==> flow/design.v <==
`timescale 1ns / 1ns
    localparam int PREGS   = 128;
    localparam int PREG_W  = $clog2(PREGS);    
    localparam int ROB_DEPTH = 16;
    localparam int ROB_PTR_W = $clog2(ROB_DEPTH);
    typedef enum logic [3:0] {
        NA,
        ADD,
        SUB,
        ANDD,
        ORR,
        RSHIFT,
        SLTIU,
        LUI
    } ALUCTRL;
    typedef enum logic [3:0] {
        NOFUNC,
        ALU,
        MEM,
        BRANCH
    } FUNCU;
    typedef enum logic {
        BHW,
        WORD
    } MEMDATATYPE;
    typedef enum logic {
        STORE,
        LOAD
    } LOADSTORE;
    typedef struct packed {
        logic [31:0] instr;
        logic [31:0] pc;
    } fetch_t;
    typedef struct packed {
        logic [31:0] instr;
        logic [31:0] pc;         
        logic [6:0]  opcode;
        logic [4:0]  rs1;        
        logic        rs1Used;
        logic [4:0]  rs2;
        logic        rs2Used;
        logic [4:0]  rd;
        logic        rdUsed;
        logic [31:0] imm;
        logic        immUsed;
        logic        spec;
        logic        lsType;     
        logic        loadStore;  
        logic        branch;
        logic        jump;
        logic        speculative;
        logic [3:0]  aluop;
        logic [3:0]  funcU;
    } decode_t;
    typedef struct packed {
        logic [PREG_W-1:0] rs1;
        logic [PREG_W-1:0] rs2;
        logic [PREG_W-1:0] rd;
        logic [PREG_W-1:0] old_rd;
        logic [4:0] arch_rd;
        logic [31:0] pc;
        logic [6:0]  opcode;
        logic [31:0] imm;
        logic        imm_used;
        logic        rd_used;
        logic [3:0]  aluop;
        logic [3:0]  funcU;
        logic [1:0]  load_store_type;    
        logic        speculative;
        logic        jump;
        logic        branch;
    } rename_t;
    typedef struct packed {
        logic        valid;
        logic        ready;
        logic [PREG_W-1:0] rs1;
        logic [PREG_W-1:0] rs2;
        logic [PREG_W-1:0] rd;
        logic [PREG_W-1:0] old_rd;
        logic [ROB_PTR_W-1:0] ROB_tag;
        logic [ROB_PTR_W-1:0] ROB_tag_clone;  
        logic [31:0] pc;
        logic [6:0]  opcode;
        logic [31:0] imm;
        logic        imm_used;
        logic        rd_used;
        logic [3:0]  aluop;
        logic [3:0]  funcU;
        logic [1:0]  load_store_type;
        logic        speculative;
        logic        jump;
        logic        branch;
        logic [31:0] rs1_val;
        logic [31:0] rs2_val;
        logic        rs1_rdy;
        logic        rs2_rdy;
        logic [6:0]  rs1_tag;    
        logic [6:0]  rs2_tag;
    } rs_entry_t;
    typedef rs_entry_t dispatch_t;
    typedef struct packed {
        logic        valid;
        logic        completed;
        logic        has_dest;
        logic [4:0]        arch_rd;
        logic [PREG_W-1:0] dest_preg;
        logic [PREG_W-1:0] old_preg;
        logic        is_branch;
        logic [31:0] pc;
    } rob_entry_t;
    typedef struct packed {
        logic [PREG_W-1:0] rd_addr;
        logic [31:0] rs1_val;
        logic rs1_used;
        logic [31:0] rs2_val;
        logic rs2_used;
        logic [31:0] imm_val;
        logic imm_used;
        logic [3:0] aluop;
        logic [ROB_PTR_W-1:0] ROB_tag;
    } alu_entry_t;
    typedef struct packed {
        logic [PREG_W-1:0] rd_addr;
        logic [31:0] rd_val;
        logic completed;
        logic [ROB_PTR_W-1:0] ROB_tag;
    } alu_out_t;
    typedef struct packed {
        logic [PREG_W-1:0] rd_addr;
        logic [31:0] rs1_val;
        logic rs1_used;
        logic [31:0] rs2_val;
        logic rs2_used;
        logic [31:0] imm_val;
        logic imm_used;
        logic jump;
        logic branch;
        logic [31:0] pc;
        logic took_branch;
        logic [ROB_PTR_W-1:0] ROB_tag;
    } branch_entry_t;
    typedef struct packed {
        logic [PREG_W-1:0] rd_addr;
        logic [31:0] rd_val;
        logic [31:0] dest_addr;
        logic branch_taken;  
        logic completed;
        logic mispredict;
        logic [ROB_PTR_W-1:0] ROB_tag;
    } branch_out_t;
    typedef struct packed {
        logic [PREG_W-1:0] rd_addr;
        logic [31:0] rs1_val;
        logic rs1_used;
        logic [31:0] rs2_val;
        logic rs2_used;
        logic [31:0] imm_val;
        logic imm_used;
        logic lsType;  
        logic loadStore;  
        logic [31:0] pc;
        logic [ROB_PTR_W-1:0] ROB_tag;
    } lsu_entry_t;
    typedef struct packed {
        logic [PREG_W-1:0] rd_addr; 
        logic [31:0] rd_val;
        logic completed;
        logic [ROB_PTR_W-1:0] ROB_tag;
    } lsu_out_t;
    typedef struct packed {
        logic [PREG_W-1:0] rd_addr;      
        logic [31:0]       rd_val;       
        logic              completed;    
        logic              mispredict;   
        logic [ROB_PTR_W-1:0] ROB_tag;  
        logic              branch_taken;  
        logic [31:0]       dest_addr;     
        logic [1:0]        src_fu;        
    } wb_packet_t;
    localparam int RS_ENTRY_W     = 204;    
    localparam int FETCH_T_W      = 64;
    localparam int DECODE_T_W     = 136;
    localparam int RENAME_T_W     = 119;
    localparam int ALU_OUT_T_W    = 44;
    localparam int BRANCH_OUT_T_W = 78;
    localparam int LSU_OUT_T_W    = 44;
`timescale 1ns / 1ns
module prioritydecoder 
#(
    parameter WIDTH = 4
)(
    input logic [WIDTH-1:0] in,
    output logic [$clog2(WIDTH)-1:0] out,
    output logic valid
);
    always_comb begin
        valid = 1'b0;
        out   = '0;
        for (int i = WIDTH-1; i >= 0; i--) begin
            if (in[i] && !valid) begin
                valid = 1'b1;
                out   = i[$clog2(WIDTH)-1:0];  
            end
        end
    end
endmodule
`timescale 1ns / 1ns
 `timescale 1ns / 1ns
module reservation_station #(
    parameter int  RS_DEPTH   = 8
)(
    input  logic      clk_i,
    input  logic      rst_i,
    input  logic      recover_i,
    input  logic      disp_valid_i,
    output logic      disp_ready_o,
    input  logic [RS_ENTRY_W-1:0] disp_entry_i,    
    output logic      issue_valid_o,
    input  logic      issue_ready_i,
    output logic [RS_ENTRY_W-1:0] issue_entry_o,   
    input  logic       cdb_valid_i,
    input  logic [6:0] cdb_tag_i
);
    logic [RS_ENTRY_W-1:0] entries [RS_DEPTH];      
    rs_entry_t rd_tmp;                  
    rs_entry_t nx_tmp;                  
    logic [RS_ENTRY_W-1:0] entries_n [RS_DEPTH];
    logic [RS_DEPTH-1:0] valid_vec;
    logic [RS_DEPTH-1:0] ready_vec;
    always_comb begin
        for (int i = 0; i < RS_DEPTH; i++) begin
            rd_tmp       = entries[i];
            valid_vec[i] = rd_tmp.valid;
            ready_vec[i] = rd_tmp.rs1_rdy & rd_tmp.rs2_rdy;  
        end
    end
    logic [RS_DEPTH-1:0] free_mask; 
    assign free_mask = ~valid_vec;
    logic [$clog2(RS_DEPTH)-1:0] free_idx;
    logic have_free;
    prioritydecoder #(.WIDTH(RS_DEPTH)) u_dec_free (
        .in   (free_mask),
        .out  (free_idx),
        .valid(have_free)
    );
    assign disp_ready_o = have_free && !recover_i;
    wire do_insert = disp_valid_i && disp_ready_o;
    logic [RS_DEPTH-1:0] issue_mask;
    assign issue_mask = valid_vec & ready_vec;
    logic [$clog2(RS_DEPTH)-1:0] issue_idx;
    logic have_issue;
    prioritydecoder #(.WIDTH(RS_DEPTH)) u_dec_issue (
        .in   (issue_mask),
        .out  (issue_idx),
        .valid(have_issue)
    );
    logic                          hold_valid;      
    rs_entry_t                      hold_entry;      
    logic [$clog2(RS_DEPTH)-1:0]    hold_idx;        
    wire cand_valid = have_issue && !recover_i;      
    wire do_issue   = issue_valid_o && issue_ready_i;  
    always_ff @(posedge clk_i or posedge rst_i) begin
        if (rst_i) begin
            hold_valid <= 1'b0;                     
            hold_entry <= '0;                       
            hold_idx   <= '0;                       
        end else if (recover_i) begin
            hold_valid <= 1'b0;
            hold_entry <= '0;
            hold_idx   <= '0;
        end else begin
            if (!hold_valid && cand_valid) begin    
                hold_valid <= 1'b1;                 
                hold_entry <= entries[issue_idx];   
                hold_idx   <= issue_idx;            
            end
            if (hold_valid && issue_ready_i) begin  
                hold_valid <= 1'b0;                 
            end
        end
    end
    assign issue_valid_o = hold_valid && !recover_i;       
    assign issue_entry_o = hold_valid ? hold_entry : '0;   
    always_comb begin
        for (int i = 0; i < RS_DEPTH; i++) begin
            nx_tmp = entries[i];
            if (cdb_valid_i && nx_tmp.valid) begin
                if (!nx_tmp.rs1_rdy && (nx_tmp.rs1_tag == cdb_tag_i))
                    nx_tmp.rs1_rdy = 1'b1;
                if (!nx_tmp.rs2_rdy && (nx_tmp.rs2_tag == cdb_tag_i))
                    nx_tmp.rs2_rdy = 1'b1;
            end
            if (do_insert && (free_idx == i)) begin
                nx_tmp       = disp_entry_i;
                nx_tmp.valid = 1'b1;
            end
            if (do_issue && !(do_insert && (hold_idx == free_idx)) && (hold_idx == i)) begin
                nx_tmp.valid   = 1'b0;
                nx_tmp.rs1_rdy = 1'b0;
                nx_tmp.rs2_rdy = 1'b0;
            end
            entries_n[i] = nx_tmp;
        end
    end
    always_ff @(posedge clk_i or posedge rst_i) begin
        if (rst_i) begin
            for (int i = 0; i < RS_DEPTH; i++) begin
                entries[i] <= '0;
            end
        end else if (recover_i) begin
            for (int i = 0; i < RS_DEPTH; i++) begin
                entries[i] <= '0;
            end
        end else begin
            for (int i = 0; i < RS_DEPTH; i++) begin
                entries[i] <= entries_n[i];
            end
        end
    end
endmodule
======== Step by step through the tools: reservation_station ========
What the tools print for reservation_station, step after step.
Lines are those of the file above, counted from 1.
Not given: --
set-up
  design top .............................. reservation_station
  clock input ............................. clk_i
  cell library ............................ sky130hd
  timing corner ........................... tt_025C_1v80

======== Elaborated design ========
Counts by Yosys on the flattened word-level netlist (proc, flatten, opt, wreduce). Print and check cells are left out. Cells with the same type and inputs are merged into one.
word-level totals
  bits in registers ....................... 1840
  bits of input ports ..................... 217
  output and inout bits ................... 206
  word-level cells ........................ 361
cells by class
  equality and inequality tests ........... 38
  muxes and demuxes ....................... 121
  bitwise gates (word level) .............. 10
  reductions and logical operators ........ 157
operators by type and width
  cell                                          number
  two-way mux 204 bit                           11
  case mux 204 bit (select 8 bit)               1
  two-way mux 203 bit                           8
  equality test 7 bit                           16
  nonzero test 4 bit                            24
  two-way mux 1 bit                             83
  logical AND 1 bit                             63
  two-way mux 3 bit                             18
  equality test 3 bit with constant B           12
  zero test 1 bit                               33
  AND reduction 2 bit                           16
  nonzero test 3 bit                            9
  nonzero test 2 bit                            9
  equality test 3 x 2 -> 1 bit with constant B  6
  equality test 3 x 1 -> 1 bit with constant B  3
  zero test 3 bit                               3
  bitwise AND 1 bit                             8
  bitwise AND 8 bit                             1
  NOT 8 bit                                     1
  equality test 3 bit                           1

======== Depth ========
Yosys ltp: most cells in a row. Word level: on the elaborated netlist, between registers, memories and ports. Mapped: between sequential cells and ports; inverters and the memories' decode and read muxes count.
depth
  depth after elaboration ................. 31
  ABC_AREA ................................ 0
  mapped depth ............................ 10
  depth with buffers taken out ............ 5

======== Netlist ========
Source: synth_stat.txt of the flow (Yosys; design flattened, memories mapped). It holds for the ABC_AREA given above (unset counts as 0); a run with the other value may have another netlist.
mapped netlist
  standard cells after synthesis .......... 9901
  cell area after synthesis ............... 85321.8 um^2
  area of sequential cells ................ 46044.2 um^2
  flip-flops .............................. 1840
  buffer cells ............................ 1102
cells by type
  type                       number  area in all (um^2)
  sky130_fd_sc_hd__dfrtp_1   1840    4.6E+04
  sky130_fd_sc_hd__nand2_1   3434    1.29E+04
  sky130_fd_sc_hd__a21oi_1   1810    9.06E+03
  sky130_fd_sc_hd__o221ai_1  402     3.52E+03
  sky130_fd_sc_hd__clkbuf_1  788     2.96E+03
  sky130_fd_sc_hd__a221o_1   201     2011.93
  sky130_fd_sc_hd__a21o_1    201     1.51E+03
  sky130_fd_sc_hd__a31oi_1   211     1.32E+03
  sky130_fd_sc_hd__and2_1    207     1.29E+03
  sky130_fd_sc_hd__buf_2     241     1.21E+03
  sky130_fd_sc_hd__o21ai_0   205     1.03E+03
  sky130_fd_sc_hd__xor2_1    80      700.672
  sky130_fd_sc_hd__buf_4     46      345.331
  sky130_fd_sc_hd__xnor2_1   34      297.786
  sky130_fd_sc_hd__nor4_1    34      212.704
  sky130_fd_sc_hd__nor2_1    34      127.622
  sky130_fd_sc_hd__buf_1     27      101.347
  sky130_fd_sc_hd__nand3_1   19      95.091
Not listed: further types 28, cells in them 87.
The figures by module come from a second, unflattened synthesis with its own total; it is not the netlist above.
unflattened totals
  cells (unflattened synthesis) ........... 10291
  area (unflattened synthesis) ............ 87931.8 um^2
Rows give one instance, submodules left out.
by module
  module                     times used  cells  area (um^2)  seq. area (um^2)
  reservation_station        1           10269  87799.2      46044.2
  prioritydecoder (WIDTH=8)  2           11     66.3         0.0

======== Timing after synthesis ========
Source: OpenSTA report_checks on the synthesized netlist (no wires, ideal clock, input and output delay 20% of the period each), path of least setup slack; recovery checks are left aside. Register names are those of the netlist, which keeps one name where synthesis merged equal registers.
path post-synthesis
  path kind ............................... input to output
  from .................................... input recover_i
  to ...................................... output disp_ready_o
  period .................................. 10.0 ns
  external input delay .................... 2.000 ns
  external output delay ................... 2.000 ns
  time at the first pin ................... 2.000 ns
  data arrival time ....................... 2.933 ns
  required time ........................... 8.000 ns
  path slack .............................. 5.067 ns
  path delay .............................. 0.933 ns
  stages on the path ...................... 4
  path buffers ............................ 3
  synthesis period reached ................ 4.933 ns
"path delay" = arrival - input delay + setup time.
At an output port there is no setup time.
"stages on the path" counts driving pins, that of a launching flip-flop among them; a cell with two outputs on the path counts twice.
"synthesis period reached" = period - worst setup slack (recovery checks aside). The figure is calculated, with input and output delays left at 20% of the set period.
The rows between start and end are the longest chain of elaborated cells between them; the timing report does not say that the signal goes this way. Where chains are equally long, one stands for them.
Each line given opens the expression or statement behind the cell; cells for indexed reads and writes are added by Yosys, which also makes memories of some case tables.
on the way, post-synthesis
  cell sequence ........................... sky130_fd_sc_hd__clkbuf_1 > sky130_fd_sc_hd__clkbuf_1 > sky130_fd_sc_hd__clkbuf_1 > sky130_fd_sc_hd__nor2_1
  length of the longest elaborated chain .. 2
  elaborated cells on any way between the ends .. 2
  those cells by class .................... 2 x reduce/logical
ends and longest elaborated chain, post-synthesis
  item                RTL line  source
  start: declaration  214       input  logic      recover_i,
  zero test 1 bit     246       assign disp_ready_o = have_free && !recover_i;
  logical AND 1 bit   246
  end: declaration    216       output logic      disp_ready_o,

======== Worst path after layout ========
From the final timing report of stored run 1: the path of least setup slack in the routed layout; clock arrival at registers is part of the times.
path post-layout
  path kind ............................... input to output
  from .................................... input recover_i
  to ...................................... output disp_ready_o
  period .................................. 10.0 ns
  external input delay .................... 2.00 ns
  external output delay ................... 2.00 ns
  time at the first pin ................... 2.00 ns
  data arrival time ....................... 5.31 ns
  required time ........................... 8.00 ns
  path slack .............................. 2.69 ns
  stages on the path ...................... 6
  path buffers ............................ 5
The rows between start and end are the longest chain of elaborated cells between them; the timing report does not say that the signal goes this way. Where chains are equally long, one stands for them.
on the way, post-layout
  cell sequence ........................... sky130_fd_sc_hd__clkdlybuf4s50_1 > sky130_fd_sc_hd__clkbuf_1 > sky130_fd_sc_hd__clkbuf_1 > sky130_fd_sc_hd__clkbuf_1 > sky130_fd_sc_hd__nor2_1 > sky130_fd_sc_hd__clkdlybuf4s50_1
  length of the longest elaborated chain .. 2
  elaborated cells on any way between the ends .. 2
  those cells by class .................... 2 x reduce/logical
ends and longest elaborated chain, post-layout
  item                RTL line  source
  start: declaration  214       input  logic      recover_i,
  zero test 1 bit     246       assign disp_ready_o = have_free && !recover_i;
  logical AND 1 bit   246
  end: declaration    216       output logic      disp_ready_o,

Memo
Re: implementation data of reservation_station

Record of 5 stored runs of the RTL-to-layout flow on reservation_station, platform sky130hd. The runs are unordered. Constraints: input delay and output delay 20% of the set period each, output load 0.01 pF.
"worst setup path time (ns)" is the time allowed to the run's worst setup path (the clock period less input and output delay, where it has them) less its slack. Clock arrival times count: a late capture clock shortens it, a late launch clock lengthens it.

Flow files of stored run 1
==> flow/run.sh <==
#!/bin/bash
# the make line also repeats the synthesis and layout settings of config.mk as NAME=value (left out here)
make -C /OpenROAD-flow-scripts/flow DESIGN_CONFIG=/design/flow/config.mk WORK_HOME=/design/flow/orfs CLKGATE_MAP_FILE= finish
==> flow/config.mk <==
export PLATFORM = sky130hd
export DESIGN_NAME = reservation_station
export DESIGN_NICKNAME = reservation_station
export VERILOG_FILES = /design/flow/design.v
export SDC_FILE = /design/flow/constraint.sdc
export NUM_CORES = 4
export LEC_CHECK = 0
export CAP_MARGIN = 20
export CORE_MARGIN = 2
export CORE_UTILIZATION = 40
export GPL_TIMING_DRIVEN = 0
export HOLD_SLACK_MARGIN = 0.09
export SLEW_MARGIN = 20
==> flow/constraint.sdc <==
create_clock -name core_clock -period 10.0 [get_ports {clk_i}]
set_input_delay 2.0000 -clock core_clock [delete_from_list [all_inputs] [get_ports {clk_i}]]
set_output_delay 2.0000 -clock core_clock [all_outputs]
set_load 0.01 [all_outputs]

report of stored run 1
yosys chip area after synthesis (um^2): 85321.8
finish__design__die__area: 217016.0
finish__design__instance__area__stdcell: 100167.0
finish__timing__setup__ws: 2.687
finish__timing__setup__tns: 0.000
finish__timing__hold__ws: 0.495
worst setup path time (ns): 3.31
worst setup path kind: input to output

Flow files of stored run 2
==> flow/run.sh <==
#!/bin/bash
# the make line also repeats the synthesis and layout settings of config.mk as NAME=value (left out here)
make -C /OpenROAD-flow-scripts/flow DESIGN_CONFIG=/design/flow/config.mk WORK_HOME=/design/flow/orfs CLKGATE_MAP_FILE= finish
==> flow/config.mk <==
export PLATFORM = sky130hd
export DESIGN_NAME = reservation_station
export DESIGN_NICKNAME = reservation_station
export VERILOG_FILES = /design/flow/design.v
export SDC_FILE = /design/flow/constraint.sdc
export NUM_CORES = 4
export LEC_CHECK = 0
export ABC_AREA = 0
export CAP_MARGIN = 20
export CELL_PAD_IN_SITES_DETAIL_PLACEMENT = 1
export CORE_ASPECT_RATIO = 1.77
export CORE_MARGIN = 10
export CORE_UTILIZATION = 60
export CTS_CLUSTER_DIAMETER = 240
export GPL_ROUTABILITY_DRIVEN = 0
export GPL_TIMING_DRIVEN = 0
export HOLD_SLACK_MARGIN = 0.25
export MAX_ROUTING_LAYER = met5
export PLACE_DENSITY = 0.55
export SLEW_MARGIN = 20
==> flow/constraint.sdc <==
create_clock -name core_clock -period 5.25 [get_ports {clk_i}]
set_input_delay 1.0500 -clock core_clock [delete_from_list [all_inputs] [get_ports {clk_i}]]
set_output_delay 1.0500 -clock core_clock [all_outputs]
set_load 0.01 [all_outputs]

report of stored run 2: did not finish, route, GRT-0232

Flow files of stored run 3
==> flow/run.sh <==
#!/bin/bash
# the make line also repeats the synthesis and layout settings of config.mk as NAME=value (left out here)
make -C /OpenROAD-flow-scripts/flow DESIGN_CONFIG=/design/flow/config.mk WORK_HOME=/design/flow/orfs CLKGATE_MAP_FILE= finish
==> flow/config.mk <==
export PLATFORM = sky130hd
export DESIGN_NAME = reservation_station
export DESIGN_NICKNAME = reservation_station
export VERILOG_FILES = /design/flow/design.v
export SDC_FILE = /design/flow/constraint.sdc
export NUM_CORES = 4
export LEC_CHECK = 0
export CAP_MARGIN = 20
export CORE_MARGIN = 4
export CORE_UTILIZATION = 35
export PLACE_DENSITY = 0.55
export SLEW_MARGIN = 20
==> flow/constraint.sdc <==
create_clock -name core_clock -period 5.9 [get_ports {clk_i}]
set_input_delay 1.1800 -clock core_clock [delete_from_list [all_inputs] [get_ports {clk_i}]]
set_output_delay 1.1800 -clock core_clock [all_outputs]
set_load 0.01 [all_outputs]

report of stored run 3
yosys chip area after synthesis (um^2): 85321.8
finish__design__die__area: 251738.0
finish__design__instance__area__stdcell: 98159.1
finish__timing__setup__ws: 1.177
finish__timing__setup__tns: 0.000
finish__timing__hold__ws: 0.491
worst setup path time (ns): 3.54
worst setup path kind: register to output

Flow files of stored run 4
==> flow/run.sh <==
#!/bin/bash
# the make line also repeats the synthesis and layout settings of config.mk as NAME=value (left out here)
make -C /OpenROAD-flow-scripts/flow DESIGN_CONFIG=/design/flow/config.mk WORK_HOME=/design/flow/orfs CLKGATE_MAP_FILE= finish
==> flow/config.mk <==
export PLATFORM = sky130hd
export DESIGN_NAME = reservation_station
export DESIGN_NICKNAME = reservation_station
export VERILOG_FILES = /design/flow/design.v
export SDC_FILE = /design/flow/constraint.sdc
export NUM_CORES = 4
export LEC_CHECK = 0
export ABC_AREA = 1
export CAP_MARGIN = 20
export CELL_PAD_IN_SITES_DETAIL_PLACEMENT = 0
export CELL_PAD_IN_SITES_GLOBAL_PLACEMENT = 1
export CORE_MARGIN = 3
export CORE_UTILIZATION = 40
export CTS_CLUSTER_DIAMETER = 381
export GPL_TIMING_DRIVEN = 0
export HOLD_SLACK_MARGIN = 0.09
export SETUP_SLACK_MARGIN = 0.88
export SLEW_MARGIN = 35
export TNS_END_PERCENT = 70
==> flow/constraint.sdc <==
create_clock -name core_clock -period 4.02 [get_ports {clk_i}]
set_input_delay 0.8040 -clock core_clock [delete_from_list [all_inputs] [get_ports {clk_i}]]
set_output_delay 0.8040 -clock core_clock [all_outputs]
set_load 0.01 [all_outputs]

report of stored run 4
yosys chip area after synthesis (um^2): 81942.3
finish__design__die__area: 210323.0
finish__design__instance__area__stdcell: 100205.0
finish__timing__setup__ws: 0.753
finish__timing__setup__tns: 0.000
finish__timing__hold__ws: 0.377
worst setup path time (ns): 2.46
worst setup path kind: register to output

Flow files of stored run 5
==> flow/run.sh <==
#!/bin/bash
# the make line also repeats the synthesis and layout settings of config.mk as NAME=value (left out here)
make -C /OpenROAD-flow-scripts/flow DESIGN_CONFIG=/design/flow/config.mk WORK_HOME=/design/flow/orfs CLKGATE_MAP_FILE= finish
==> flow/config.mk <==
export PLATFORM = sky130hd
export DESIGN_NAME = reservation_station
export DESIGN_NICKNAME = reservation_station
export VERILOG_FILES = /design/flow/design.v
export SDC_FILE = /design/flow/constraint.sdc
export NUM_CORES = 4
export LEC_CHECK = 0
export CAP_MARGIN = 20
export CELL_PAD_IN_SITES_DETAIL_PLACEMENT = 0
export CELL_PAD_IN_SITES_GLOBAL_PLACEMENT = 0
export CORE_ASPECT_RATIO = 0.5
export CORE_MARGIN = 4
export CORE_UTILIZATION = 46
export CTS_CLUSTER_DIAMETER = 212
export CTS_CLUSTER_SIZE = 81
export GPL_TIMING_DRIVEN = 0
export MAX_ROUTING_LAYER = met5
export PLACE_DENSITY = 0.37
export SETUP_SLACK_MARGIN = 0.17
export SLEW_MARGIN = 35
export TNS_END_PERCENT = 50
==> flow/constraint.sdc <==
create_clock -name core_clock -period 6.81 [get_ports {clk_i}]
set_input_delay 1.3620 -clock core_clock [delete_from_list [all_inputs] [get_ports {clk_i}]]
set_output_delay 1.3620 -clock core_clock [all_outputs]
set_load 0.01 [all_outputs]

report of stored run 5
yosys chip area after synthesis (um^2): 85321.8
finish__design__die__area: 192856.0
finish__design__instance__area__stdcell: 93960.1
finish__timing__setup__ws: 1.278
finish__timing__setup__tns: 0.000
finish__timing__hold__ws: 0.536
worst setup path time (ns): 2.81
worst setup path kind: input to output
